==> flow/design.v <==
module alu_top (
    input             clk,
    input      [15:0] a,
    input      [15:0] b,
    input      [2:0]  opcode,
    input      [1:0]  mode,
    output reg [31:0] result,
    output reg        eq
);
    reg [15:0] a_q;
    reg [15:0] b_q;
    reg [2:0]  opcode_q;
    reg [1:0]  mode_q;
    wire [31:0] alu_out;
    wire        alu_eq;
    ALU u_alu (.a(a_q), .b(b_q), .opcode(opcode_q), .mode(mode_q),
               .outALU(alu_out), .eq(alu_eq));
    always @(posedge clk) begin
        a_q      <= a;
        b_q      <= b;
        opcode_q <= opcode;
        mode_q   <= mode;
        result   <= alu_out;
        eq       <= alu_eq;
    end
endmodule

`timescale 1ns / 1ps
module logic_unit(a,b,opcode,outlu,eq);
input [15:0] a;
input [15:0] b;
input [2:0] opcode;
output [31:0] outlu;
output eq;
reg [31:0] outlu;
reg eq;
always@(a,b,opcode)
begin
	case(opcode)
	3'b000: outlu = {16'h0000, (a & b)};
	3'b001: outlu = {16'h0000, (a | b)};
	3'b010: outlu = {16'h0000, (a ^ b)};
	3'b011: outlu = {16'h0000, (~ a)};	
	default outlu = 32'h00000000;
	endcase
end
always@(a,b)
begin
	if( a == b) begin
	eq = 1;
	end
	else begin
	eq = 0;
	end
end
endmodule
`timescale 1ns / 1ps
module arith(a,b,opcode,outau);
input [15:0] a;
input [15:0] b;
input [2:0] opcode;
output [31:0] outau;
reg [31:0] outau;
always@(a,b,opcode)
begin
	case(opcode)
	3'b000: outau = {16'h0000, a + b};
	3'b001: outau = a * b;
	3'b010: if (a > b) begin
		outau = a - b;
		end
		else begin
		outau = b - a;
		end
	3'b011: if (a > b) begin
		outau = (b == 16'h0000) ? 32'hFFFFFFFF : a / b;
		end
		else begin
		outau = (a == 16'h0000) ? 32'hFFFFFFFF : b / a;
		end
	3'b100: outau = a + 1;
	3'b101: outau = a - 1;
	default outau = 32'h00000000;
	endcase
end
endmodule
`timescale 1ns / 1ps
module crypto(a,opcode,outcu);
input [15:0] a;
input [2:0] opcode;
output reg [31:0] outcu;
integer i;
always@(a,opcode)
begin
	outcu = 32'h00000000;
	case(opcode)
    3'b000: outcu = (a>>1) ^ a;
    3'b001: begin
        for (i=0; i<16; i=i+1) begin
        outcu[i] = ^(a>>i);  
    end
    end
	default outcu = 32'h00000000;
	endcase
end   
endmodule
`timescale 1ns / 1ps
module ALU( a, b, opcode, mode, outALU, eq);
input [15:0] a;
input [15:0] b;
input [2:0] opcode;
input [1:0] mode;
output [31:0] outALU;
output  eq;
reg [31:0] outALU;
reg eq;
wire [31:0] outau;
wire [31:0] outlu;
wire [31:0] outcu;
wire teq;
arith a1 (.a(a), .b(b), .opcode(opcode), .outau(outau));
logic_unit l1 (.a(a), .b(b), .opcode(opcode), .outlu(outlu), .eq(teq));
crypto d1 (.a(a),.opcode(opcode), .outcu(outcu));
always@(*)
begin
	if(mode == 2'b00) begin
	outALU = outlu;
	end
	else if (mode == 2'b01) begin
	outALU = outau;
	end
	else if (mode == 2'b10) begin
	outALU = outcu;
	end
	else begin
	outALU = 32'h00000000;
	end
	eq = teq;
end
endmodule
======== From RTL to reports: alu_top ========
The steps from the RTL of alu_top to its reports follow in flow order.
Line numbers count from 1 in the design file above.
Cell names lack the library's common part.
Not given: n/a
design
  top ..................................... alu_top
  clock ................................... clk
  cell library ............................ sky130hd
  timing corner ........................... tt_025C_1v80

======== Word-level counts ========
Source: Yosys, flattened and elaborated, memories not mapped. Widths are those after wreduce; folded enables and synchronous resets count as part of the registers. Registers that Yosys merges into a memory's read port (data or address) are not register bits. Print and check cells do not count. Equal cells are merged and count once.
word-level totals
  flip-flop bits (word level) ............. 70
  input bits .............................. 38
  output and inout port bits .............. 33
  elaborated cells ........................ 74
cells by class
  $add $sub $neg .......................... 5
  $mul .................................... 1
  div/mod/pow operators ................... 2
  magnitude comparators ................... 1
  equal/unequal tests ..................... 8
  mux-type cells .......................... 26
  bitwise logic cells ..................... 5
  reductions and logical operators ........ 20
operators with widths
  kind                                                            number
  16-bit by 16-bit divider with 32-bit output                     2
  16-bit by 16-bit multiplier with 32-bit output                  1
  16-bit XOR reduction                                            16
  32-bit parallel mux with 6-bit select                           1
  32-bit two-way mux                                              6
  16-bit parallel mux with 4-bit select                           1
  16-bit by 16-bit subtractor with 17-bit output                  2
  16-bit zero test                                                2
  1-bit parallel mux with 2-bit select                            16
  16-bit by 1-bit adder with 17-bit output with constant B        1
  16-bit by 1-bit subtractor with 17-bit output with constant B   1
  15-bit by 16-bit bitwise XOR with 16-bit output                 1
  16-bit adder                                                    1
  16-bit > comparator                                             1
  16-bit equality test                                            1
  16-bit bitwise AND                                              1
  16-bit bitwise OR                                               1
  16-bit bitwise XOR                                              1
  16-bit inverter                                                 1
  16-bit two-way mux                                              1
  3-bit by 2-bit equality test with 1-bit output with constant B  2
  3-bit equality test with constant B                             2
  3-bit by 1-bit equality test with 1-bit output with constant B  1
  3-bit zero test                                                 1
  2-bit by 1-bit equality test with 1-bit output with constant B  1
  2-bit equality test with constant B                             1
  2-bit zero test                                                 1
  1-bit two-way mux                                               1

======== Logic depth ========
Depth = most cells in a row (Yosys ltp): at word level without a register or memory, in the mapped netlist without a sequential cell, where the memories' decode and read muxes count.
logic depth
  depth in word-level cells ............... 6
  ABC_AREA ................................ 1
  depth in mapped cells ................... 691
  mapped depth without buffers ............ 638

======== Mapped cells and area ========
Yosys stat after the flow's synthesis: flattened, memories mapped to cells. It holds for the ABC_AREA given above (unset counts as 0); a run with the other value may have another netlist.
synthesis totals
  cell count .............................. 5895
  mapped area ............................. 0.0386934 mm2
  mapped flip-flops ....................... 70
  buffer cells ............................ 166
cell types
  cell type  number
  ha_1       592
  nand2_1    1342
  fa_1       197
  inv_1      959
  o21ai_0    382
  a21oi_1    370
  xor2_1     193
  dfxtp_1    70
  nor2_1     341
  nand3_1    241
  xnor2_1    132
  nand2_2    106
  nand2_4    55
  nand3_2    57
  a21o_1     53
  nor2_4     35
  nand4_1    58
  clkbuf_1   89
Other cell types: 76; their cells: 623.

======== Worst setup path after synthesis ========
Path of least setup slack by OpenSTA after synthesis, without wires, with an ideal clock, recovery checks aside; 20% of the period is set as input and as output delay. Where synthesis merged equal registers, the netlist keeps one of their names.
path after synthesis
  path type ............................... reg2reg
  start ................................... register a_q[1]
  end ..................................... register result[0]
  period .................................. 90.0 ns
  setup time .............................. 0.121 ns
  launch time at the first pin ............ 0.000 ns
  data arrival time ....................... 89.504 ns
  required time ........................... 89.879 ns
  setup slack ............................. 0.375 ns
  path delay .............................. 89.625 ns
  driving pins on the path ................ 670
  period reached after synthesis .......... 89.625 ns
"path delay" = arrival - input delay + setup time.
"driving pins on the path" counts driving pins, that of a launching flip-flop among them; a cell with two outputs on the path counts twice.
"period reached after synthesis" is the clock period less the worst setup slack; recovery checks do not enter. This is arithmetic on one report: input and output delays are still those of the set period (20% each).
Between the ends stands the longest chain of elaborated cells between them, by number of cells; it is not shown to be the way that was timed. Of several equally long chains one is given.
A line is the first line of the expression or statement that the cell stems from. Yosys adds cells for indexed reads and writes and turns some case tables into memories.
on the way, after synthesis
  cell sequence ........................... dfxtp_1 clkdlybuf4s50_2 inv_1 ha_1 nor2_1 nand3_1 nor2_1 nor2_1 nand2_1 nand2_1 nand2_2 nand2_4 o21ai_2 nand2_4 nor2_8 inv_2 nor2_4 nand2_2 [634 not listed] buf_6 nand2_1 o21ai_1 ha_1 a21oi_1 nor2_1 a211oi_1 nor2_1 a21oi_1 nand2_1 a211oi_1 nand3_2 nor2_1 nand3_1 nand2_1 nand2_1 nand2_1 nand3_2
  length of the longest elaborated chain .. 6
  elaborated cells on any way between the ends .. 15
  classes of those cells .................. div: 2; compare: 1; mux: 9; logic: 1; reduce/logical: 2
RTL lines, path after synthesis
  what                                         RTL line  RTL
  start, declared                              10        reg [15:0] a_q;
  start, assigned                              19        a_q      <= a;
  16-bit by 16-bit divider with 32-bit output  79        outau = (a == 16'h0000) ? 32'hFFFFFFFF : b / a;
  32-bit two-way mux                           79
  32-bit two-way mux                           75        3'b011: if (a > b) begin
  32-bit parallel mux with 6-bit select        66        case(opcode)
  32-bit two-way mux                           129       else if (mode == 2'b01) begin
  32-bit two-way mux                           126       if(mode == 2'b00) begin
  end, assigned                                23        result   <= alu_out;
  end, declared                                7         output reg [31:0] result,

======== Path in the finished layout ========
Path of least setup slack in the final report of entry A (OpenROAD, finished layout, wires in). Where an end is a register, its clock arrival counts in the times.
path after layout
  path type ............................... reg2reg
  start ................................... register a_q[12]
  end ..................................... register result[0]
  period .................................. 50.3 ns
  setup time .............................. 0.11 ns
  launch time at the first pin ............ 0.39 ns
  data arrival time ....................... 72.12 ns
  required time ........................... 50.57 ns
  setup slack ............................. -21.54 ns
  driving pins on the path ................ 619
Between the ends stands the longest chain of elaborated cells between them, by number of cells; it is not shown to be the way that was timed. Of several equally long chains one is given.
on the way, after layout
  cell sequence ........................... dfxtp_4 clkinvlp_4 ha_4 buf_6 nor2_4 nand2_2 nor2_4 nand4_4 nand2_8 buf_12 buf_16 nand2_2 nand2_4 nand2_2 nor2_2 nand2_1 nor2_2 nand3_4 [583 not listed] buf_6 nand3_4 buf_12 o21ai_1 inv_1 ha_1 nand4_1 nor3_2 a21oi_1 nand2_1 a211oi_2 nand3_2 nor2_1 nand3_1 nand2_1 nand2_1 nand2_1 nand3_2
  length of the longest elaborated chain .. 6
  elaborated cells on any way between the ends .. 14
  classes of those cells .................. div: 2; compare: 1; mux: 9; reduce/logical: 2
RTL lines, path after layout
  what                                         RTL line  RTL
  start, declared                              10        reg [15:0] a_q;
  start, assigned                              19        a_q      <= a;
  16-bit by 16-bit divider with 32-bit output  79        outau = (a == 16'h0000) ? 32'hFFFFFFFF : b / a;
  32-bit two-way mux                           79
  32-bit two-way mux                           75        3'b011: if (a > b) begin
  32-bit parallel mux with 6-bit select        66        case(opcode)
  32-bit two-way mux                           129       else if (mode == 2'b01) begin
  32-bit two-way mux                           126       if(mode == 2'b00) begin
  end, assigned                                23        result   <= alu_out;
  end, declared                                7         output reg [31:0] result,

Flow measurements of alu_top on sky130hd: 2 stored runs with different settings, listed in no order. Input and output delays are each 20% of the period that was set; the output load is 0.01 pF.
"reached clock period" means the clock period less the worst setup slack. The figure is calculated, with input and output delays left at 20% of the set period.
"time used up by the worst setup path" is the time allowed to the run's worst setup path (the clock period less input and output delay, where it has them) less its slack. Clock arrival times count: a late capture clock shortens it, a late launch clock lengthens it.

======== entry A ========
==> flow/run.sh <==
#!/bin/bash
# the make line also repeats the synthesis and layout settings of config.mk as NAME=value (left out here)
make -C /OpenROAD-flow-scripts/flow DESIGN_CONFIG=/design/flow/config.mk WORK_HOME=/design/flow/orfs CLKGATE_MAP_FILE= finish
==> flow/config.mk <==
export PLATFORM = sky130hd
export DESIGN_NAME = alu_top
export DESIGN_NICKNAME = alu_top
export VERILOG_FILES = /design/flow/design.v
export SDC_FILE = /design/flow/constraint.sdc
export NUM_CORES = 4
export LEC_CHECK = 0
export ABC_AREA = 1
export CAP_MARGIN = 15
export CELL_PAD_IN_SITES_GLOBAL_PLACEMENT = 3
export CORE_MARGIN = 9
export CORE_UTILIZATION = 34
export CTS_CLUSTER_DIAMETER = 44
export CTS_CLUSTER_SIZE = 40
export SETUP_SLACK_MARGIN = 0.66
export SLEW_MARGIN = 20
export TNS_END_PERCENT = 85
==> flow/constraint.sdc <==
create_clock -name core_clock -period 50.3 [get_ports {clk}]
set_input_delay 10.0600 -clock core_clock [delete_from_list [all_inputs] [get_ports {clk}]]
set_output_delay 10.0600 -clock core_clock [all_outputs]
set_load 0.01 [all_outputs]

-------- measured, entry A --------
  time used up by the worst setup path .... 71.84 ns
  type of the worst setup path ............ reg2reg
  utilization after layout ................ 0.551
  standard-cell area after layout ......... 0.0620433 mm2
  area of the synthesized netlist ......... 0.0386934 mm2
  lowest setup slack ...................... -21.544 ns
  worst hold slack in the final report .... 0.816 ns
  reached clock period .................... 71.844 ns
  total negative slack .................... -111.082 ns
  area of the die ......................... 0.126274 mm2

======== entry B ========
==> flow/run.sh <==
#!/bin/bash
# the make line also repeats the synthesis and layout settings of config.mk as NAME=value (left out here)
make -C /OpenROAD-flow-scripts/flow DESIGN_CONFIG=/design/flow/config.mk WORK_HOME=/design/flow/orfs CLKGATE_MAP_FILE= finish
==> flow/config.mk <==
export PLATFORM = sky130hd
export DESIGN_NAME = alu_top
export DESIGN_NICKNAME = alu_top
export VERILOG_FILES = /design/flow/design.v
export SDC_FILE = /design/flow/constraint.sdc
export NUM_CORES = 4
export LEC_CHECK = 0
export CAP_MARGIN = 20
export CORE_MARGIN = 2
export CORE_UTILIZATION = 40
export SLEW_MARGIN = 20
==> flow/constraint.sdc <==
create_clock -name core_clock -period 69.6 [get_ports {clk}]
set_input_delay 13.9200 -clock core_clock [delete_from_list [all_inputs] [get_ports {clk}]]
set_output_delay 13.9200 -clock core_clock [all_outputs]
set_load 0.01 [all_outputs]

-------- measured, entry B --------
  time used up by the worst setup path .... 80.99 ns
  type of the worst setup path ............ reg2reg
  utilization after layout ................ 0.602
  standard-cell area after layout ......... 0.0544547 mm2
  area of the synthesized netlist ......... 0.0366089 mm2
  lowest setup slack ...................... -11.392 ns
  worst hold slack in the final report .... 0.842 ns
  reached clock period .................... 80.992 ns
  total negative slack .................... -30.631 ns
  area of the die ......................... 0.0939576 mm2
